==> flow/design.v <==
module AXI_MASTER(
    input ACLK,
    input ARESETN,
    input              AWREADY,
    output reg         AWVALID,
    output reg [31:0]  AWADDR,
    input              WREADY,
    output reg         WVALID,
    output reg [31:0]  WDATA,
    output reg [3:0 ]  WSTRB,
    input              BVALID,
    input      [1:0]   BRESP,
    output reg         BREADY,
    output reg         READY,
    input              ARREADY,
    output reg         ARVALID,
    output reg [31:0]  ARADDR,
    input               RREADY,
    output reg          RVALID,
    input      [31:0]   RDATA,
    input      [31:0]  C_ADRR,
    input      [31:0]  C_DATA,
    input              C_VALID,
    input              C_VALID_R,
    input      [31:0]  C_ADRR_R,
    output     [31:0]  C_DATA_READ,
    input      [3:0 ]  C_STRB
    );
    parameter   AW_IDLE     =    2'b01;
    parameter   AW_VALID    =    2'b10;
    reg      [1:0 ]  AW_STATE, AW_NEXT_STATE;
    reg      [31:0]  AW_DATA;
    always @(posedge ACLK or negedge ARESETN) begin
        if (!ARESETN) begin
            AW_STATE <= AW_IDLE;
        end
        else begin
            AW_STATE <= AW_NEXT_STATE;
        end    
    end
    always @(negedge ACLK) begin
        if (!ARESETN) begin
            AW_NEXT_STATE <= AW_IDLE;
            AWVALID       <= 0;
            AWADDR        <= 0;
        end
        else begin
            case (AW_STATE)
                AW_IDLE : begin
                    AWVALID <= 0;
                    if (C_VALID) begin
                        AW_NEXT_STATE <= AW_VALID;
                        AW_DATA <= C_ADRR;
                    end
                end
                AW_VALID : begin
                    AWVALID <= 1;
                    AWADDR <= AW_DATA;
                    if ( AWVALID && AWREADY ) begin
                        AW_NEXT_STATE <= AW_IDLE;
                         AWVALID <= 0;
                    end
                end
            endcase
        end
    end
    parameter   W_IDLE     =    2'b01;
    parameter   W_VALID    =    2'b10;
    reg      [1:0 ] W_STATE, W_NEXT_STATE;
    reg      [31:0] W_DATA;
    reg      [3: 0] W_STRB;
        always @(posedge ACLK or negedge ARESETN) begin
        if (!ARESETN) begin
            W_STATE     <= W_IDLE;
        end
        else begin
            W_STATE     <= W_NEXT_STATE;
        end    
    end
    always @(negedge ACLK) begin
        if (!ARESETN) begin
            W_NEXT_STATE <= W_IDLE;
            WVALID       <= 0;
            WDATA        <= 0;
            WSTRB        <= 0;
        end
        else begin
            case (W_STATE)
                W_IDLE : begin
                    WVALID   <= 0;
                    if (C_VALID) begin
                        W_NEXT_STATE <= W_VALID;
                        W_DATA  <= C_DATA;
                        W_STRB  <= C_STRB;
                    end
                end
                W_VALID : begin
                    WVALID   <= 1;
                    WDATA    <= W_DATA;
                    WSTRB    <= W_STRB;
                    if (WVALID && WREADY) begin
                        W_NEXT_STATE <= W_IDLE;
                        WVALID   <= 0;
                    end
                end
            endcase
        end
    end
    parameter   B_IDLE     =    2'b01;
    parameter   B_VALID    =    2'b10;
    reg      [1:0] B_STATE, B_NEXT_STATE;
    reg      [1:0] B_DATA;
    always @(posedge ACLK or negedge ARESETN) begin
        if (!ARESETN) begin
            B_STATE      <= B_IDLE;
        end
        else begin
            B_STATE      <= B_NEXT_STATE;
        end    
    end
    always @(negedge ACLK) begin
        if (!ARESETN) begin
            B_NEXT_STATE <= B_IDLE;
            BREADY       <= 0;
            READY        <= 0;
        end
        else begin
            case (B_STATE)
                B_IDLE : begin
                    BREADY   <= 0;
                    if (WVALID) begin
                        B_NEXT_STATE <= B_VALID;
                    end
                end
                B_VALID : begin
                    BREADY   <= 1;
                    if (BVALID && BREADY) begin
                        B_NEXT_STATE <= B_IDLE;
                        B_DATA       <= BRESP;
                        READY        <= 1'b1;
                    end
                end
            endcase
        end
    end
    parameter   AR_IDLE     =    2'b01;
    parameter   AR_VALID    =    2'b10;
    reg         [1:0]  AR_STATE, AR_NEXT_STATE;          
    reg         [31:0] AR_ADDR_SAVE_DATA;
    always @(posedge ACLK or negedge ARESETN) begin
        if (!ARESETN) begin
            AR_STATE <= AR_IDLE;
        end
        else begin
            AR_STATE <= AR_NEXT_STATE;
        end
    end
    always @(negedge ACLK) begin
        if (!ARESETN) begin
            AR_NEXT_STATE <= AR_IDLE;
            AR_ADDR_SAVE_DATA <= 0;
            ARVALID <= 0;
        end
        else begin
            case(AR_STATE)
                AR_IDLE : begin
                    ARVALID <= 0;
                    if(C_VALID_R) begin
                        AR_NEXT_STATE <= AR_VALID;
                        AR_ADDR_SAVE_DATA <= C_ADRR_R;
                    end
                end
                AR_VALID : begin
                    ARVALID <= 1;
                    ARADDR <= AR_ADDR_SAVE_DATA;
                    if(ARVALID && ARREADY) begin
                        AR_NEXT_STATE <= AR_IDLE;
                        ARVALID <= 0;
                    end
                end
            endcase
        end
    end
    parameter   R_IDLE      =   3'b001;
    parameter   R_VALID     =   3'b010;
    parameter   R_SAVE      =   3'b100;
    reg             [2:0]  R_STATE, R_NEXT_STATE;
    reg             [31:0] R_SAVE_DATA;
    reg             [31:0] R_MASTER_DATA;
    assign C_DATA_READ = R_MASTER_DATA;
    always @(posedge ACLK or negedge ARESETN) begin
        if(!ARESETN)begin
            R_STATE <= R_IDLE;
        end
        else begin
            R_STATE <= R_NEXT_STATE;
        end
    end
    always @(negedge ACLK) begin
        if(!ARESETN)begin
            R_NEXT_STATE <= R_IDLE;
            R_SAVE_DATA <= 0;
            RVALID <= 0;
        end
        else begin
            case(R_STATE)
                R_IDLE : begin
                    RVALID <= 0;
                    R_MASTER_DATA <= R_SAVE_DATA;
                    if(C_VALID_R) begin
                        R_NEXT_STATE <= R_VALID;
                    end
                end
                R_VALID : begin
                    RVALID <= 1;
                    if(RVALID && RREADY) begin
                        R_NEXT_STATE <= R_SAVE;
                        RVALID <= 0;
                    end
                end
                R_SAVE : begin
                    R_SAVE_DATA <= RDATA;
                    if(!RVALID) begin
                        R_NEXT_STATE <= R_IDLE;
                    end
                end
            endcase
        end
    end
endmodule
module AXI_SLAVE(
    input ACLK,
    input ARESETN,
    output reg        AWREADY,
    input             AWVALID,
    input      [31:0] AWADDR,
    output reg        WREADY,
    input             WVALID,
    input      [31:0] WDATA,
    input      [3:0 ] WSTRB,
    output reg       BVALID,
    output reg [1:0] BRESP,
    input            BREADY,
    output reg       ARREADY,
    input            ARVALID,
    input     [31:0] ARADDR,
    output reg      RREADY,
    input           RVALID,
    output  [31:0]  RDATA
    );
    parameter   AW_IDLE     =    2'b01;
    parameter   AW_VALID    =    2'b10;
    reg      [1:0 ]  AW_STATE, AW_NEXT_STATE;
    reg      [31:0]  AW_ADDR_SAVE_DATA;
    always @(posedge ACLK or negedge ARESETN) begin
        if (!ARESETN) begin
            AW_STATE <= AW_IDLE;
        end
        else begin
            AW_STATE <= AW_NEXT_STATE;
        end    
    end
    always @(negedge ACLK) begin
        if (!ARESETN) begin
            AW_NEXT_STATE <= AW_IDLE;
            AWREADY       <= 0;
            AW_ADDR_SAVE_DATA <= 0;
        end
        else begin
            case (AW_STATE)
                AW_IDLE : begin
                    AWREADY <= 0;
                    if (AWVALID) begin
                        AW_NEXT_STATE <= AW_VALID;
                    end
                end
                AW_VALID : begin
                    AWREADY <= 1;
                    if ( AWVALID && AWREADY ) begin
                        AW_NEXT_STATE <= AW_IDLE;
                        AW_ADDR_SAVE_DATA <= AWADDR;
                        AWREADY       <= 0;
                    end
                end
            endcase
        end
    end
    parameter   W_IDLE     =    3'b001;
    parameter   W_VALID    =    3'b010;
    parameter   W_SAVE     =    3'b100;
    reg      [2:0]  W_STATE, W_NEXT_STATE;
    reg      [31:0] W_SAVE_DATA;
    reg      [3:0]  W_STRB_REG;
    reg      [7:0] slave_mem [0:31];
    wire     [31:0] W_ADDR0 = AW_ADDR_SAVE_DATA;
    wire     [31:0] W_ADDR1 = AW_ADDR_SAVE_DATA + 32'd1;
    wire     [31:0] W_ADDR2 = AW_ADDR_SAVE_DATA + 32'd2;
    wire     [31:0] W_ADDR3 = AW_ADDR_SAVE_DATA + 32'd3;
        always @(posedge ACLK or negedge ARESETN) begin
            if(!ARESETN) begin
                W_STATE <= W_IDLE;
            end
            else begin
                W_STATE <= W_NEXT_STATE;
            end
        end
    always @(negedge ACLK) begin
        if (!ARESETN) begin
            W_NEXT_STATE <= W_IDLE;
            W_SAVE_DATA  <= 0;
            W_STRB_REG        <= 0;
            WREADY       <= 0;
        end
        else begin
            case (W_STATE)
                W_IDLE : begin
                    WREADY   <= 0;
                    if (WVALID) begin
                        W_NEXT_STATE <= W_VALID;
                    end
                end
                W_VALID : begin
                    WREADY   <= 1;
                    if (WVALID && WREADY) begin
                        WREADY   <= 0;
                        W_NEXT_STATE <= W_SAVE;
                        W_SAVE_DATA  <= WDATA;
                        W_STRB_REG <= WSTRB;
                    end
                end
                W_SAVE : begin
                    if(W_STRB_REG[0] && W_ADDR0 < 32) begin
                    slave_mem[W_ADDR0[4:0]] <= W_SAVE_DATA[7:0];     
                    end
                    if(W_STRB_REG[1] && W_ADDR1 < 32) begin
                    slave_mem[W_ADDR1[4:0]] <= W_SAVE_DATA[15:8];    
                    end
                    if(W_STRB_REG[2] && W_ADDR2 < 32) begin
                    slave_mem[W_ADDR2[4:0]] <= W_SAVE_DATA[23:16];   
                    end
                    if(W_STRB_REG[3] && W_ADDR3 < 32) begin
                    slave_mem[W_ADDR3[4:0]] <= W_SAVE_DATA[31:24];   
                    end
                    if (!WREADY) begin
                        W_NEXT_STATE <= W_IDLE;
                    end
                end
            endcase
        end
    end
    parameter   B_IDLE     =    2'b01;
    parameter   B_VALID    =    2'b10;
    reg      [1:0] B_STATE, B_NEXT_STATE;
    reg      [1:0] B_DATA;
    always @(posedge ACLK or negedge ARESETN) begin
        if (!ARESETN) begin
            B_STATE      <= B_IDLE;
        end
        else begin
            B_STATE      <= B_NEXT_STATE;
        end    
    end
    always @(negedge ACLK) begin
        if (!ARESETN) begin
            B_NEXT_STATE <= B_IDLE;
            BVALID       <= 0;
            B_DATA       <= 0;
            BRESP        <= 0;
        end
        else begin
            case (B_STATE)
                B_IDLE : begin
                    BVALID   <= 0;
                    if (WVALID && WREADY) begin
                        B_NEXT_STATE <= B_VALID;
                        BRESP <= 2'b00;
                    end
                end
                B_VALID : begin
                    BVALID   <= 1;
                    if (BVALID && BREADY) begin
                        B_NEXT_STATE <= B_IDLE;
                    end
                end
            endcase
        end
    end
    parameter   AR_IDLE     =   2'b01;
    parameter   AR_VALID    =   2'b10;
    reg         [1:0]  AR_STATE, AR_NEXT_STATE;
    reg         [31:0] AR_ADDR_SAVE_DATA;
    always @(posedge ACLK or negedge ARESETN) begin
        if(!ARESETN) begin
            AR_STATE <= AR_IDLE;
        end
        else begin
            AR_STATE <= AR_NEXT_STATE;
        end
    end
    always @(negedge ACLK) begin
        if(!ARESETN) begin
            AR_NEXT_STATE <= AR_IDLE;
            AR_ADDR_SAVE_DATA <= 0;
            ARREADY <= 0;
        end
        else begin
            case(AR_STATE)
                AR_IDLE : begin
                    ARREADY <= 0;
                    if(ARVALID)begin
                        AR_NEXT_STATE <= AR_VALID;
                        AR_ADDR_SAVE_DATA <= ARADDR;
                    end
                end
                AR_VALID : begin
                    ARREADY <= 1;
                    if(ARVALID && ARREADY) begin
                        AR_NEXT_STATE <= AR_IDLE;
                        ARREADY <= 0;
                    end
                end
            endcase
        end
    end
    parameter   R_IDLE      =   3'b001;
    parameter   R_VALID     =   3'b010;
    parameter   R_SAVE      =   3'b010;
    reg             [2:0]  R_STATE, R_NEXT_STATE;
    reg             [31:0] R_SAVE_DATA;
    wire     [31:0] R_ADDR0 = AR_ADDR_SAVE_DATA;
    wire     [31:0] R_ADDR1 = AR_ADDR_SAVE_DATA + 32'd1;
    wire     [31:0] R_ADDR2 = AR_ADDR_SAVE_DATA + 32'd2;
    wire     [31:0] R_ADDR3 = AR_ADDR_SAVE_DATA + 32'd3;
    wire     [7:0]  R_BYTE0 = (R_ADDR0 < 32) ? slave_mem[R_ADDR0[4:0]] : 8'd0;
    wire     [7:0]  R_BYTE1 = (R_ADDR1 < 32) ? slave_mem[R_ADDR1[4:0]] : 8'd0;
    wire     [7:0]  R_BYTE2 = (R_ADDR2 < 32) ? slave_mem[R_ADDR2[4:0]] : 8'd0;
    wire     [7:0]  R_BYTE3 = (R_ADDR3 < 32) ? slave_mem[R_ADDR3[4:0]] : 8'd0;
    assign RDATA = R_SAVE_DATA;   
    always @(posedge ACLK or negedge ARESETN) begin
        if(!ARESETN) begin
            R_STATE <= R_IDLE;
        end
        else begin
            R_STATE <= R_NEXT_STATE;
        end
    end
    always @(negedge ACLK or negedge ARESETN) begin
        if(!ARESETN) begin
            R_NEXT_STATE <= R_IDLE;
            RREADY <= 0;
        end
        else begin
            case(R_STATE)
                R_IDLE : begin
                RREADY <= 0;
                    if(RVALID) begin
                        R_NEXT_STATE <= R_VALID;
                    end
                end
                R_VALID: begin
                RREADY <= 1;
                    if (RVALID && RREADY) begin
                        R_SAVE_DATA <= {R_BYTE3, R_BYTE2, R_BYTE1, R_BYTE0};
                        RREADY <= 0;
                        R_NEXT_STATE <= R_IDLE;
                    end
                end
            endcase
        end
    end
endmodule
module AXI_LITE_PROJ #(
    parameter   ADDRESS     =   32,
    parameter   DATA_WIDTH  =   32
)
(
    input                   clk,
    input                   reset_n,
    input      [31:0]       C_ADRR,
    input      [31:0]       C_DATA,
    input                   C_VALID,
    input                   C_VALID_R,
    input      [31:0]       C_ADRR_R,
    output     [31:0]       C_DATA_READ,
    input      [3:0 ]       C_STRB,
    output reg              READY_S
);
 wire                       S_AWREADY;
 wire                       M_AWVALID;
 wire          [31: 0]      M_AWADDR;
 wire                       S_WREADY;
 wire                       M_WVALID;
 wire          [31: 0]      M_WDATA;
 wire                       S_BVALID;
 wire          [1 : 0]      S_BRESP;
 wire                       M_BREADY;
 wire                       S_ARREADY;
 wire                       M_ARVALID;
 wire          [31: 0]      M_ARADDR;
 wire                       S_RREADY;
 wire                       M_RVALID;
 wire          [31: 0]      S_RDATA;
 wire          [3 : 0]      M_WSTRB;
 wire                       READY;
always @(*) READY_S = READY;
 AXI_MASTER            AXI_M(
    .ACLK(clk),
    .ARESETN(reset_n),
    .AWREADY(S_AWREADY),
    .AWVALID(M_AWVALID),
    .AWADDR(M_AWADDR),
    .WREADY(S_WREADY),
    .WVALID(M_WVALID),
    .WDATA(M_WDATA),
    .WSTRB(M_WSTRB),
    .BVALID(S_BVALID),
    .BRESP(S_BRESP),
    .BREADY(M_BREADY),
    .READY(READY),
    .ARREADY(S_ARREADY),
    .ARVALID(M_ARVALID),
    .ARADDR(M_ARADDR),
    .RREADY(S_RREADY),
    .RVALID(M_RVALID),
    .RDATA(S_RDATA),
    .C_ADRR(C_ADRR),
    .C_DATA(C_DATA),
    .C_VALID(C_VALID),
    .C_VALID_R(C_VALID_R),
    .C_ADRR_R(C_ADRR_R),
    .C_DATA_READ(C_DATA_READ),
    .C_STRB(C_STRB)
    );
AXI_SLAVE               AXI_S(
    .ACLK(clk),
    .ARESETN(reset_n),
    .AWREADY(S_AWREADY),
    .AWVALID(M_AWVALID),
    .AWADDR(M_AWADDR),
    .WREADY(S_WREADY),
    .WVALID(M_WVALID),
    .WDATA(M_WDATA),
    .WSTRB(M_WSTRB),
    .BVALID(S_BVALID),
    .BRESP(S_BRESP),
    .BREADY(M_BREADY),
    .ARREADY(S_ARREADY),
    .ARVALID(M_ARVALID),
    .ARADDR(M_ARADDR),
    .RREADY(S_RREADY),
    .RVALID(M_RVALID),
    .RDATA(S_RDATA)
    );
endmodule
Subject: tool reports on AXI_LITE_PROJ

Hi,

Reports on AXI_LITE_PROJ
Module AXI_LITE_PROJ before and after one edit of its RTL, step after step.
Lines under "unedited" count in the file above, lines under "edited" in the edited file.
"difference": "edited" minus "unedited" as printed here.
Operators carry their Yosys type and port widths (W data, S select, Z words).
Library cell names are shortened.
Not given: n/a
- design top: AXI_LITE_PROJ
- clock: clk
- standard-cell library: sky130hd
- timing corner: tt_025C_1v80

Diff
The edit as a unified diff against the file above.
A script made this edit. It changes what the design does and was not meant as an optimisation.
begin of diff
@@ -432,5 +432,5 @@
     wire     [31:0] R_ADDR2 = AR_ADDR_SAVE_DATA + 32'd2;
     wire     [31:0] R_ADDR3 = AR_ADDR_SAVE_DATA + 32'd3;
-    wire     [7:0]  R_BYTE0 = (R_ADDR0 < 32) ? slave_mem[R_ADDR0[4:0]] : 8'd0;
+    wire     [7:0]  R_BYTE0 = (R_ADDR0 != 32) ? slave_mem[R_ADDR0[4:0]] : 8'd0;
     wire     [7:0]  R_BYTE1 = (R_ADDR1 < 32) ? slave_mem[R_ADDR1[4:0]] : 8'd0;
     wire     [7:0]  R_BYTE2 = (R_ADDR2 < 32) ? slave_mem[R_ADDR2[4:0]] : 8'd0;
end of diff

Word level
Yosys after proc, flatten, opt, wreduce and memory -nomap, before mapping. Memory bits, and registers merged into a memory's read port (data or address), are not among the register bits. Print and check cells are not counted. Equal cells are merged and count once.
Memory sizes are those after Yosys's memory passes, which may raise the word count (mostly to a power of two), join words into wider ones and drop unused or constant bits.
- cells by class (item ; unedited ; edited ; difference):
    $add $sub $neg ; 6 ; 6 ; 0
    order comparisons ; 8 ; 7 ; -1
    equal/unequal tests ; 44 ; 45 ; +1
    multiplexer cells ; 78 ; 78 ; 0
    reductions and logical operators ; 45 ; 45 ; 0
- operator list (operator ; unedited ; edited ; difference):
    $lt A32 B6 Y1 const B ; 8 ; 7 ; -1
    $ne A32 B6 Y1 const B ; 0 ; 1 ; +1
    $mux W1 ; 16 ; 16 ; 0
    $mux W5 ; 12 ; 12 ; 0
    $mux W8 ; 12 ; 12 ; 0
    $ne A2 B1 Y1 const B ; 12 ; 12 ; 0
    $reduce_and A3 Y1 ; 11 ; 11 ; 0
    $mux W2 ; 10 ; 10 ; 0
    $ne A2 B2 Y1 const B ; 10 ; 10 ; 0
    $pmux W1 S2 ; 10 ; 10 ; 0
    $reduce_bool A2 Y1 ; 10 ; 10 ; 0
    $logic_and A1 B1 Y1 ; 9 ; 9 ; 0
    $mux W3 ; 8 ; 8 ; 0
    $eq A2 B1 Y1 const B ; 7 ; 7 ; 0
    $eq A2 B2 Y1 const B ; 7 ; 7 ; 0
    $pmux W2 S2 ; 7 ; 7 ; 0
    $reduce_and A2 Y1 ; 7 ; 7 ; 0
    $add A32 B2 Y32 const B ; 4 ; 4 ; 0
    $logic_not A1 Y1 ; 4 ; 4 ; 0
    $eq A3 B1 Y1 const B ; 3 ; 3 ; 0
    $eq A3 B2 Y1 const B ; 3 ; 3 ; 0
    $add A32 B1 Y32 const B ; 2 ; 2 ; 0
    $eq A3 B3 Y1 const B ; 2 ; 2 ; 0
    $pmux W3 S3 ; 2 ; 2 ; 0
    $reduce_and A4 Y1 ; 2 ; 2 ; 0
    $reduce_bool A3 Y1 ; 2 ; 2 ; 0
    $pmux W3 S2 ; 1 ; 1 ; 0
- word-level totals (item ; unedited ; edited ; difference):
    register bits after elaboration ; 421 ; 421 ; 0
    bits in writable memories ; 256 ; 256 ; 0
    clocked read ports x word width ; 32 ; 32 ; 0
    memories ; 1 ; 1 ; 0
    output and inout port bits ; 33 ; 33 ; 0
    elaborated cells ; 227 ; 227 ; 0
- memory list (item ; unedited ; edited):
    words x width with read and write ports ; AXI_S.slave_mem 32x8 r4 w4 ; AXI_S.slave_mem 32x8 r4 w4

Depth
Yosys ltp: most cells in a row. Word level: on the elaborated netlist, between registers, memories and ports. Mapped: between sequential cells and ports; inverters and the memories' decode and read muxes count.
- depth (item ; unedited ; edited ; difference):
    depth after elaboration ; 6 ; 6 ; 0
    ABC_AREA ; 0 ; 0 ; n/a
    mapped depth ; 15 ; 16 ; +1
    depth with buffers taken out ; 11 ; 11 ; 0

After synthesis
Yosys stat after the flow's synthesis: flattened, memories mapped to cells. It holds for the ABC_AREA given above (unset counts as 0); a run with the other value may have another netlist.
- mapped netlist (item ; unedited ; edited ; difference):
    standard cells after synthesis ; 3997 ; 4298 ; +301
    mapped area (um^2) ; 45384.8 ; 45971.6 ; +586.8
    sequential area (um^2) ; 18496.5 ; 18496.5 ; 0.0
    mapped flip-flops ; 707 ; 707 ; 0
- cell types (cell type ; unedited ; edited ; difference):
    nor2_1 ; 156 ; 270 ; +114
    nand2_1 ; 558 ; 668 ; +110
    o21ai_1 ; 4 ; 104 ; +100
    mux2i_1 ; 446 ; 355 ; -91
    a211oi_1 ; 9 ; 97 ; +88
    o22ai_1 ; 77 ; 8 ; -69
    a21oi_1 ; 169 ; 105 ; -64
    a21o_1 ; 25 ; 88 ; +63
    clkbuf_1 ; 268 ; 329 ; +61
    mux2_1 ; 55 ; 102 ; +47
    o221a_1 ; 80 ; 42 ; -38
    nand4_1 ; 56 ; 92 ; +36
    mux2_2 ; 27 ; 1 ; -26
    a32oi_1 ; 24 ; 0 ; -24
    o221a_2 ; 0 ; 21 ; +21
    a221oi_1 ; 18 ; 2 ; -16
    nor3_4 ; 15 ; 0 ; -15
    buf_1 ; 70 ; 56 ; -14
The list need not be complete.
By module: a second synthesis without flattening, with its own total; a netlist apart from the flattened one above.
- unflattened totals (item ; unedited ; edited ; difference):
    cells (unflattened synthesis) ; 4262 ; 4429 ; +167
    area total of the unflattened synthesis (um^2) ; 45692.6 ; 45300.9 ; -391.7
Each row is one instance without its submodules.
- modules, unedited (module ; instances ; cells ; area (um^2)):
    AXI_SLAVE ; 1 ; 3522 ; 35943.2
    AXI_MASTER ; 1 ; 740 ; 9749.4
    AXI_LITE_PROJ ; 1 ; 0 ; 0.0
- modules, edited (module ; instances ; cells ; area (um^2)):
    AXI_SLAVE ; 1 ; 3689 ; 35551.6
    AXI_MASTER ; 1 ; 740 ; 9749.4
    AXI_LITE_PROJ ; 1 ; 0 ; 0.0

Measured runs
Runs of the flow (Yosys, OpenROAD) on both versions; the two runs of a pair have the same settings. The constraints put input and output delay at 20% of the set period each and load the outputs with 0.01 pF.
Settings, pair 1:
- noted CORE_UTILIZATION: 40
- PLACE_DENSITY at 0.6
- noted period_ns: 9.48
- CAP_MARGIN: 20
- CORE_MARGIN: 2
- SLEW_MARGIN: 20
- measured results, pair 1 (item ; unedited ; edited ; difference):
    chip area in the Yosys report (um^2) ; 45384.8 ; 45971.6 ; +586.8
    area inside the die boundary (um^2) ; 116172.0 ; 117656.0 ; +1484.0
    standard-cell area of the final layout (um^2) ; 55413.1 ; 55530.8 ; +117.7
    setup slack of the worst path (ns) ; 0.436 ; 0.295 ; -0.141
    total power of the final layout (uW) ; 8551 ; 8683 ; +132
Settings, pair 2:
- noted ABC_AREA: 0
- CELL_PAD_IN_SITES_GLOBAL_PLACEMENT at 2
- noted CORE_ASPECT_RATIO: 1.03
- CORE_MARGIN: 7
- noted CORE_UTILIZATION: 34
- CTS_CLUSTER_DIAMETER at 155
- GPL_ROUTABILITY_DRIVEN at 0
- MIN_ROUTING_LAYER: met1
- SETUP_SLACK_MARGIN at 0.58
- TNS_END_PERCENT at 5
- noted period_ns: 7.87
- CAP_MARGIN: 20
- SLEW_MARGIN: 20
- measured results, pair 2 (item ; unedited ; edited ; difference):
    chip area in the Yosys report (um^2) ; 45384.8 ; 45971.6 ; +586.8
    area inside the die boundary (um^2) ; 143911.0 ; 145704.0 ; +1793.0
    standard-cell area of the final layout (um^2) ; 57866.7 ; 57571.5 ; -295.2
    setup slack of the worst path (ns) ; 0.075 ; 0.188 ; +0.113
    total power of the final layout (uW) ; 10990 ; 10836 ; -154
"total power of the final layout" is the tool's figure for a default switching activity; nothing was simulated.

Regards
